==> flow/design.v <==
`default_nettype none
module busBridge3
  (i_CLK,
   i_rst,
   i_dataRx,
   i_strobeRx,
   o_dataTx,
   i_strobeTx,
   i_strobeSync,
   o_busAddr,
   o_busData,
   i_busData,
   o_busWe,
   o_busRe,
   i_busAck  
   );
   input wire   i_CLK;      
   input wire   i_rst;  
   input wire [7:0] i_dataRx;
   input wire 	    i_strobeRx;  
   output wire [7:0] o_dataTx;
   input wire 	     i_strobeTx;  
   input wire 	     i_strobeSync;
   output reg [31:0] o_busAddr;
   output reg [31:0] o_busData;
   input wire [31:0] i_busData;
   output reg 	     o_busWe;   
   output reg 	     o_busRe;
   input wire 	     i_busAck;
   localparam STROBE_TX_DELAY = 32'd2;  
   reg 		     pendingRead;
   reg [15:0] 	     readMargin;
   reg [15:0] 	     readMarginMin;
   reg [31:0] 	     shiftIn;
   wire [31:0] 	     nextShiftIn = {i_dataRx, shiftIn[31:8]};
   reg [31:0] 	     shiftOut;
   wire [31:0] 	     nextShiftOut = {8'd0, shiftOut[31:8]};
   assign o_dataTx = shiftOut[7:0];
   localparam STATE_IDLE = 8'd0;
   localparam STATE_ADDRINC = 8'd1;
   localparam STATE_WORDWIDTH = 8'd2;
   localparam STATE_NWORDS = 8'd3;
   localparam STATE_ADDRWRITE = 8'd4;
   localparam STATE_WRITE = 8'd5;
   localparam STATE_ADDRREAD = 8'd6;
   localparam STATE_READ = 8'd7;
   localparam STATE_MARGIN = 8'd8;
   reg [1:0] 	     nRemMinusOne;
   reg [7:0] 	     state;
   reg [31:0] 	     addr;
   reg [7:0] 	     config_addrInc;
   reg [1:0] 	     config_wordwidthMinusOne;
   reg [15:0] 	     config_nWordsMinusOne;
   reg [15:0] 	     countNWords;
   task doRead(input [31:0] newAddr, input[15:0] paramCountMinusOne);
      begin
	 o_busRe <= 1'b1;
	 o_busAddr <= newAddr;
	 pendingRead <= 1'b1;
	 addr <= newAddr + {24'd0, config_addrInc};
	 readMargin <= 16'd0;	 
	 if (paramCountMinusOne == 16'd0) begin
	    state <= STATE_IDLE;
	    nRemMinusOne <= 2'd0;		 
	    countNWords <= 16'dx;		 
	 end else begin
	    countNWords <= paramCountMinusOne - 16'd1;
	    state <= STATE_READ;
	    nRemMinusOne <= config_wordwidthMinusOne;		 
	 end
      end
   endtask   
   always @(posedge i_CLK) begin
      o_busWe <= 1'b0;
      o_busRe <= 1'b0;      
      o_busAddr <= 32'bx;      
      o_busData <= 32'bx;      
      readMargin <= (readMargin == 16'hFFFF) ? readMargin : readMargin + 16'd1;
      if (i_strobeTx) begin
	 shiftOut 	<= nextShiftOut;
	 if (pendingRead)
	   readMarginMin <= 16'd0;  
	 else
	   readMarginMin <= readMargin < readMarginMin ? readMargin : readMarginMin;  
      end
      if (i_busAck & pendingRead) begin
	 shiftOut <= i_busData;
	 pendingRead <= 1'b0;
	 readMargin <= 16'd0;
      end
      if (i_strobeRx) begin
	 shiftIn <= nextShiftIn;
	 nRemMinusOne <= nRemMinusOne - 2'd1;
	 if (nRemMinusOne == 2'd0) begin
	    case (state)
	      STATE_IDLE: begin
		 case (i_dataRx)
		   STATE_ADDRWRITE: begin
		      state <= i_dataRx; 
		      nRemMinusOne <= 2'd3;
		   end
		   STATE_WRITE: begin
		      state <= i_dataRx;
		      countNWords <= config_nWordsMinusOne;
		      nRemMinusOne <= config_wordwidthMinusOne;      
		   end
		   STATE_ADDRREAD: begin
		      state <= i_dataRx; 
		      nRemMinusOne <= 2'd3;
		   end
		   STATE_ADDRINC: begin
		      state <= i_dataRx; 
		      nRemMinusOne <= 2'd0;
		   end
		   STATE_WORDWIDTH: begin 
		      state <= i_dataRx; 
		      nRemMinusOne <= 2'd0;
		   end
		   STATE_NWORDS: begin 
		      state <= i_dataRx; 
		      nRemMinusOne <= 2'd1;
		   end
		   STATE_READ: begin
		      doRead(addr, config_nWordsMinusOne);
		   end
		   STATE_MARGIN: begin
		      state <= i_dataRx; 
		      nRemMinusOne <= 2'd0;
		      if (pendingRead) begin
			 shiftOut <= 16'd0;
			 pendingRead <= 1'b0;
		      end else begin
			 shiftOut <= (readMarginMin < STROBE_TX_DELAY) ? 32'd0 : readMarginMin - STROBE_TX_DELAY;
		      end
		      readMarginMin <= 16'hFFFF;
		   end
		   default: begin 
		      state <= STATE_IDLE;
		      nRemMinusOne <= 2'd0;
		   end
		 endcase
	      end
	      STATE_ADDRWRITE: begin 
		 addr <= nextShiftIn;
		 state <= STATE_WRITE;
		 countNWords <= config_nWordsMinusOne;
		 nRemMinusOne <= config_wordwidthMinusOne;      
	      end
	      STATE_ADDRREAD: begin
		 doRead(nextShiftIn, config_nWordsMinusOne);
	      end
	      STATE_ADDRINC: begin 
		 config_addrInc <= nextShiftIn[31:24];
		 state <= STATE_IDLE;
		 nRemMinusOne <= 2'd0;
	      end
	      STATE_WORDWIDTH: begin
		 config_wordwidthMinusOne <= nextShiftIn[31:24];
		 state <= STATE_IDLE;
		 nRemMinusOne <= 2'd0;
	      end
	      STATE_NWORDS: begin
		 config_nWordsMinusOne <= nextShiftIn[31:16];
		 state <= STATE_IDLE;
		 nRemMinusOne <= 2'd0;
	      end
	      STATE_WRITE: begin
		 o_busWe <= 1'b1;
		 o_busAddr <= addr;		 
		 case (config_wordwidthMinusOne)
		   2'd0: o_busData <= {24'd0, nextShiftIn[31:24]};		   
		   2'd1: o_busData <= {16'd0, nextShiftIn[31:16]};
		   2'd2: o_busData <= {8'd0, nextShiftIn[31:8]};
		   2'd3: o_busData <= nextShiftIn;
		 endcase
		 addr <= addr + {24'd0, config_addrInc};
		 if (countNWords == 16'd0) begin
		    state <= STATE_IDLE;
		    nRemMinusOne <= 2'd0;		 
		    countNWords <= 16'dx;		 
		 end else begin
		    countNWords <= countNWords - 16'd1;
		    nRemMinusOne <= config_wordwidthMinusOne;		 
		 end
	      end
	      STATE_READ: begin
		 doRead(addr, countNWords);
	      end
	      STATE_MARGIN: begin
		 state <= STATE_IDLE;
		 nRemMinusOne <= 2'd0;		 	      
	      end
	      default: begin
		 state <= STATE_IDLE;
		 nRemMinusOne <= 2'd0;		 	      
	      end
	    endcase
	 end  
      end  
      if (i_strobeSync) begin
	 state <= STATE_IDLE;
	 nRemMinusOne <= 2'd0;
	 pendingRead <= 1'b0;	 
      end
      if (i_rst) begin
	 o_busWe <= 1'b0;
	 o_busRe <= 1'b0;
	 o_busAddr <= 32'd0;
	 pendingRead <= 1'b0;
	 readMargin <= 16'hFFFF;
	 readMarginMin <= 16'hFFFF;
	 shiftIn <= 32'd0;
	 shiftOut <= 32'd0;
	 nRemMinusOne <= 2'd0;
	 state <= STATE_IDLE;
	 addr <= 32'd0;
	 config_addrInc <= 8'd1;
	 config_wordwidthMinusOne <= 2'd3;
	 config_nWordsMinusOne <= 16'd0;
	 countNWords <= 16'd0;
      end
   end   
endmodule
Lab notebook: busBridge3

Tool chain data of busBridge3
Tool output for the design above before and after an edit, in the order of the flow.
Lines under "unedited" count in the file above, lines under "edited" in the edited file.
"change": "edited" minus "unedited" as printed here. "relative change": 100 x difference / "unedited".
Library cell names are shortened.
A cell with - has no value.
- design top: busBridge3
- clock port: i_CLK
- cell library: sky130hd
- corner: tt_025C_1v80

Diff
The edit as a unified diff against the file above.
A script made this edit. It changes what the design does and was not meant as an optimisation.
begin of diff
@@ -76,5 +76,5 @@
       o_busAddr <= 32'bx;      
       o_busData <= 32'bx;      
-      readMargin <= (readMargin == 16'hFFFF) ? readMargin : readMargin + 16'd1;
+      readMargin <= readMargin;
       if (i_strobeTx) begin
 	 shiftOut 	<= nextShiftOut;
end of diff

Elaborated design
Yosys after proc, flatten, opt, wreduce and memory -nomap, before mapping. Memory bits, and registers merged into a memory's read port (data or address), are not among the register bits. Print and check cells are not counted. Equal cells are merged and count once.
- bit counts (what ; unedited ; edited ; change ; relative change (%)):
    bits in registers ; 247 ; 247 ; 0 ; 0.00
    bits of input ports ; 46 ; 46 ; 0 ; 0.00
    output and inout bits ; 74 ; 74 ; 0 ; 0.00
    cells after elaboration ; 123 ; 120 ; -3 ; -2.44
- cells by class (what ; unedited ; edited ; change ; relative change (%)):
    add/sub/neg operators ; 7 ; 6 ; -1 ; -14.29
    $lt $le $gt $ge ; 2 ; 2 ; 0 ; 0.00
    equal/unequal tests ; 22 ; 21 ; -1 ; -4.55
    multiplexer cells ; 54 ; 53 ; -1 ; -1.85
    bitwise operators ; 3 ; 3 ; 0 ; 0.00
    reduce/logical cells ; 19 ; 19 ; 0 ; 0.00
- operators by type and width (operator ; unedited ; edited ; change ; relative change (%)):
    two-way mux 16 bit ; 14 ; 13 ; -1 ; -7.14
    adder 16 x 1 -> 16 bit with constant B ; 1 ; 0 ; -1 ; -100.00
    equality test 16 bit with constant B ; 1 ; 0 ; -1 ; -100.00
Unchanged operator kinds not shown: 39.

Logic depth
Depth = most cells in a row (Yosys ltp): at word level without a register or memory, in the mapped netlist without a sequential cell, where the memories' decode and read muxes count.
- logic depth (what ; unedited ; edited ; change ; relative change (%)):
    depth after elaboration ; 8 ; 8 ; 0 ; 0.00
    ABC_AREA ; 0 ; 0 ; - ; -
    depth in mapped cells ; 19 ; 18 ; -1 ; -5.26
    mapped depth without buffers ; 13 ; 13 ; 0 ; 0.00

Netlist
Yosys stat after the flow's synthesis: flattened, memories mapped to cells. It holds for the ABC_AREA given above (unset counts as 0); a run with the other value may have another netlist.
- mapped netlist (what ; unedited ; edited ; change ; relative change (%)):
    mapped cells ; 1588 ; 1625 ; +37 ; +2.33
    synthesis area (sq um) ; 12998.7 ; 12912.4 ; -86.3 ; -0.66
    area of sequential cells (sq um) ; 4784.6 ; 4784.6 ; 0.0 ; 0.00
    mapped flip-flops ; 239 ; 239 ; 0 ; 0.00
    buffers ; 134 ; 144 ; +10 ; +7.46
- cells by type (cell type ; unedited ; edited ; change ; relative change (%)):
    nand2_1 ; 169 ; 222 ; +53 ; +31.36
    a21oi_1 ; 115 ; 149 ; +34 ; +29.57
    o21ai_0 ; 89 ; 65 ; -24 ; -26.97
    clkbuf_1 ; 101 ; 120 ; +19 ; +18.81
    mux2i_1 ; 108 ; 92 ; -16 ; -14.81
    a221o_1 ; 0 ; 14 ; +14 ; -
    nor3_1 ; 41 ; 54 ; +13 ; +31.71
    mux2_2 ; 27 ; 14 ; -13 ; -48.15
    and2_1 ; 7 ; 20 ; +13 ; +185.71
    o221ai_1 ; 16 ; 4 ; -12 ; -75.00
    nor2_1 ; 153 ; 143 ; -10 ; -6.54
    buf_2 ; 18 ; 8 ; -10 ; -55.56
    nor3b_1 ; 1 ; 11 ; +10 ; +1000.00
    nand3b_1 ; 10 ; 2 ; -8 ; -80.00
    o211ai_1 ; 8 ; 16 ; +8 ; +100.00
    nand3_1 ; 41 ; 35 ; -6 ; -14.63
    xor2_1 ; 19 ; 13 ; -6 ; -31.58
    nor2b_1 ; 13 ; 18 ; +5 ; +38.46
Unchanged cell types not shown: 9.
Not every row of either side is listed.

Path before layout
Path of least setup slack by OpenSTA after synthesis, without wires, with an ideal clock, recovery checks aside; 20% of the period is set as input and as output delay. Where synthesis merged equal registers, the netlist keeps one of their names.
- timing path post-synthesis (what ; unedited ; edited ; change ; relative change (%)):
    path kind ; register to register ; register to register ; - ; -
    start point ; reg state[0] ; reg state[7] ; - ; -
    end point ; reg addr[10] ; reg addr[19] ; - ; -
    clock period (ns) ; 5.0 ; 5.0 ; 0.0 ; 0.00
    setup time (ns) ; 0.133 ; 0.070 ; -0.063 ; -
    launch time at the first pin (ns) ; 0.000 ; 0.000 ; 0.000 ; -
    arrival (ns) ; 4.406 ; 4.475 ; +0.069 ; +1.57
    path slack (ns) ; 0.460 ; 0.456 ; -0.004 ; -
    path delay (ns) ; 4.539 ; 4.545 ; +0.006 ; +0.13
    driving pins on the path ; 19 ; 17 ; -2 ; -10.53
    path buffers ; 5 ; 5 ; 0 ; 0.00
    synthesis period reached (ns) ; 4.54 ; 4.544 ; +0.004 ; +0.09
"path delay" = arrival - input delay + setup time.
"driving pins on the path" counts driving pins, that of a launching flip-flop among them; a cell with two outputs on the path counts twice.
"synthesis period reached" = period - worst setup slack (recovery checks aside). The figure is calculated, with input and output delays left at 20% of the set period.
The rows between start and end are the longest chain of elaborated cells between them; the timing report does not say that the signal goes this way. Where chains are equally long, one stands for them.
Each line given opens the expression or statement behind the cell; cells for indexed reads and writes are added by Yosys, which also makes memories of some case tables.
A register here has more assigning lines than the two given.
Between the ends, post-synthesis, unedited:
- cell sequence: dfxtp_1 > clkbuf_1 > nor4b_2 > nand2_1 > clkbuf_1 > clkbuf_1 > buf_1 > clkbuf_1 > nand2_1 > nand2_1 > ha_1 > fa_1 > a211oi_1 > nor2_1 > o41ai_1 > a21o_1 > mux2_2 > a211oi_1 > nor4_1
- noted cells in the longest elaborated chain: 4
- noted elaborated cells on any way between the ends: 10
- RTL lines with such cells at 1
- classes of those cells: 5 x eq/ne; 1 x mux; 4 x reduce/logical
- ends and longest elaborated chain, post-synthesis, unedited (what ; RTL line ; source):
    from (decl) ; 49 ; reg [7:0] state;
    from (assign) ; 99 ; state <= i_dataRx;
    from (assign) ; 103 ; state <= i_dataRx;
    equality test 8 x 3 -> 1 bit ; 95 ; case (state)
    OR reduction 2 bit ; - ;
    nonzero test 4 bit ; - ;
    AND reduction 4 bit ; - ;
    to (assign) ; 144 ; addr <= nextShiftIn;
    to (assign) ; 176 ; addr <= addr + {24'd0, config_addrInc};
    to (decl) ; 50 ; reg [31:0] addr;
Between the ends, post-synthesis, edited:
- cell sequence: dfxtp_1 > or4_1 > buf_2 > nor3_4 > clkbuf_1 > buf_1 > clkbuf_1 > nand2_1 > nand2_1 > ha_1 > a211o_1 > nor4_2 > or2_0 > clkbuf_1 > nor3_1 > a211o_1 > a21oi_1
- noted cells in the longest elaborated chain: 4
- noted elaborated cells on any way between the ends: 10
- RTL lines with such cells at 1
- classes of those cells: 5 x eq/ne; 1 x mux; 4 x reduce/logical
- ends and longest elaborated chain, post-synthesis, edited (what ; RTL line ; source):
    from (decl) ; 49 ; reg [7:0] state;
    from (assign) ; 99 ; state <= i_dataRx;
    from (assign) ; 103 ; state <= i_dataRx;
    equality test 8 x 3 -> 1 bit ; 95 ; case (state)
    OR reduction 2 bit ; - ;
    nonzero test 4 bit ; - ;
    AND reduction 4 bit ; - ;
    to (assign) ; 144 ; addr <= nextShiftIn;
    to (assign) ; 176 ; addr <= addr + {24'd0, config_addrInc};
    to (decl) ; 50 ; reg [31:0] addr;

Path in the finished layout
From the final timing report of the runs of pair A: the path of least setup slack in the routed layout; clock arrival at registers is part of the times.
- timing path after layout (what ; unedited ; edited ; change ; relative change (%)):
    path kind ; register to register ; register to register ; - ; -
    start point ; reg state[4] ; reg state[3] ; - ; -
    end point ; reg addr[16] ; reg addr[26] ; - ; -
    clock period (ns) ; 4.75 ; 4.75 ; 0.00 ; 0.00
    setup time (ns) ; 0.11 ; 0.13 ; +0.02 ; -
    launch time at the first pin (ns) ; 0.54 ; 0.56 ; +0.02 ; +3.70
    arrival (ns) ; 4.79 ; 4.67 ; -0.12 ; -2.51
    path slack (ns) ; 0.39 ; 0.50 ; +0.11 ; -
    driving pins on the path ; 14 ; 14 ; 0 ; 0.00
    path buffers ; 1 ; 1 ; 0 ; 0.00
The rows between start and end are the longest chain of elaborated cells between them; the timing report does not say that the signal goes this way. Where chains are equally long, one stands for them.
A register here has more assigning lines than the two given.
Between the ends, after layout, unedited:
- cell sequence: dfxtp_1 > or4_1 > nor3_4 > buf_4 > nand2_1 > nand2_1 > ha_1 > nor2_1 > o21bai_1 > o41a_1 > nand2_1 > or4b_2 > a311oi_1 > nor3_1
- noted cells in the longest elaborated chain: 4
- noted elaborated cells on any way between the ends: 10
- RTL lines with such cells at 1
- classes of those cells: 5 x eq/ne; 1 x mux; 4 x reduce/logical
- ends and longest elaborated chain, after layout, unedited (what ; RTL line ; source):
    from (decl) ; 49 ; reg [7:0] state;
    from (assign) ; 99 ; state <= i_dataRx;
    from (assign) ; 103 ; state <= i_dataRx;
    equality test 8 x 3 -> 1 bit ; 95 ; case (state)
    OR reduction 2 bit ; - ;
    nonzero test 4 bit ; - ;
    AND reduction 4 bit ; - ;
    to (assign) ; 144 ; addr <= nextShiftIn;
    to (assign) ; 176 ; addr <= addr + {24'd0, config_addrInc};
    to (decl) ; 50 ; reg [31:0] addr;
Between the ends, after layout, edited:
- cell sequence: dfxtp_1 > or4_1 > nor3_4 > buf_4 > nand2_1 > nand2_1 > ha_1 > o21ai_0 > o211ai_1 > nand2_1 > nor4_2 > nand2_1 > a2111oi_0 > a211oi_1
- noted cells in the longest elaborated chain: 4
- noted elaborated cells on any way between the ends: 10
- RTL lines with such cells at 1
- classes of those cells: 5 x eq/ne; 1 x mux; 4 x reduce/logical
- ends and longest elaborated chain, after layout, edited (what ; RTL line ; source):
    from (decl) ; 49 ; reg [7:0] state;
    from (assign) ; 99 ; state <= i_dataRx;
    from (assign) ; 103 ; state <= i_dataRx;
    equality test 8 x 3 -> 1 bit ; 95 ; case (state)
    OR reduction 2 bit ; - ;
    nonzero test 4 bit ; - ;
    AND reduction 4 bit ; - ;
    to (assign) ; 144 ; addr <= nextShiftIn;
    to (assign) ; 176 ; addr <= addr + {24'd0, config_addrInc};
    to (decl) ; 50 ; reg [31:0] addr;

Measured runs
Both versions went through the flow (Yosys, OpenROAD) with the same settings in each pair. Constraints: input delay and output delay 20% of the set period each, output load 0.01 pF.
Flow settings, pair A:
- CORE_UTILIZATION at 40
- period_ns at 4.75
- CAP_MARGIN at 20
- CORE_MARGIN at 2
- noted SLEW_MARGIN: 20
- results, pair A (what ; unedited ; edited ; change ; relative change (%)):
    chip area in the Yosys report (sq um) ; 12998.7 ; 12912.4 ; -86.3 ; -0.66
    die size (sq um) ; 33955.4 ; 33734.7 ; -220.7 ; -0.65
    standard-cell area after layout (sq um) ; 15439.8 ; 15397.3 ; -42.5 ; -0.28
    final utilization (%) ; 47.8 ; 48.7 ; +0.9 ; -
    worst slack on setup checks (ns) ; 0.393 ; 0.505 ; +0.112 ; -
    total negative setup slack (ns) ; 0.000 ; 0.000 ; 0.000 ; -
    worst hold slack in the final report (ns) ; 0.455 ; 0.467 ; +0.012 ; -
    power consumption (W) ; 0.005681 ; 0.004875 ; -0.000806 ; -14.19
    clock period achieved (ns) ; 4.357 ; 4.245 ; -0.112 ; -2.57
Flow settings, pair B:
- ABC_AREA at 0
- CAP_MARGIN at 5
- CELL_PAD_IN_SITES_GLOBAL_PLACEMENT: 1
- CORE_UTILIZATION at 58
- noted CTS_CLUSTER_DIAMETER: 251
- noted CTS_CLUSTER_SIZE: 80
- GPL_ROUTABILITY_DRIVEN: 0
- MIN_ROUTING_LAYER: met1
- PLACE_DENSITY_LB_ADDON at 0.04
- SETUP_SLACK_MARGIN: 1.33
- TNS_END_PERCENT at 65
- period_ns at 4.66
- CORE_MARGIN at 2
- noted SLEW_MARGIN: 20
- results, pair B (what ; unedited ; edited ; change ; relative change (%)):
    chip area in the Yosys report (sq um) ; 12998.7 ; 12912.4 ; -86.3 ; -0.66
    die size (sq um) ; 23625.2 ; 23471.8 ; -153.4 ; -0.65
    standard-cell area after layout (sq um) ; 15388.5 ; 15401.0 ; +12.5 ; +0.08
    final utilization (%) ; 70.3 ; 70.6 ; +0.3 ; -
    worst slack on setup checks (ns) ; 1.112 ; 1.155 ; +0.043 ; -
    total negative setup slack (ns) ; 0.000 ; 0.000 ; 0.000 ; -
    worst hold slack in the final report (ns) ; 0.488 ; 0.472 ; -0.016 ; -
    power consumption (W) ; 0.004429 ; 0.003588 ; -0.000841 ; -18.99
    clock period achieved (ns) ; 3.548 ; 3.505 ; -0.043 ; -1.21
"clock period achieved" = clock period - worst setup slack. The figure is calculated, with input and output delays left at 20% of the set period.
"power consumption": no workload was simulated; the value follows from the tool's default switching activity.
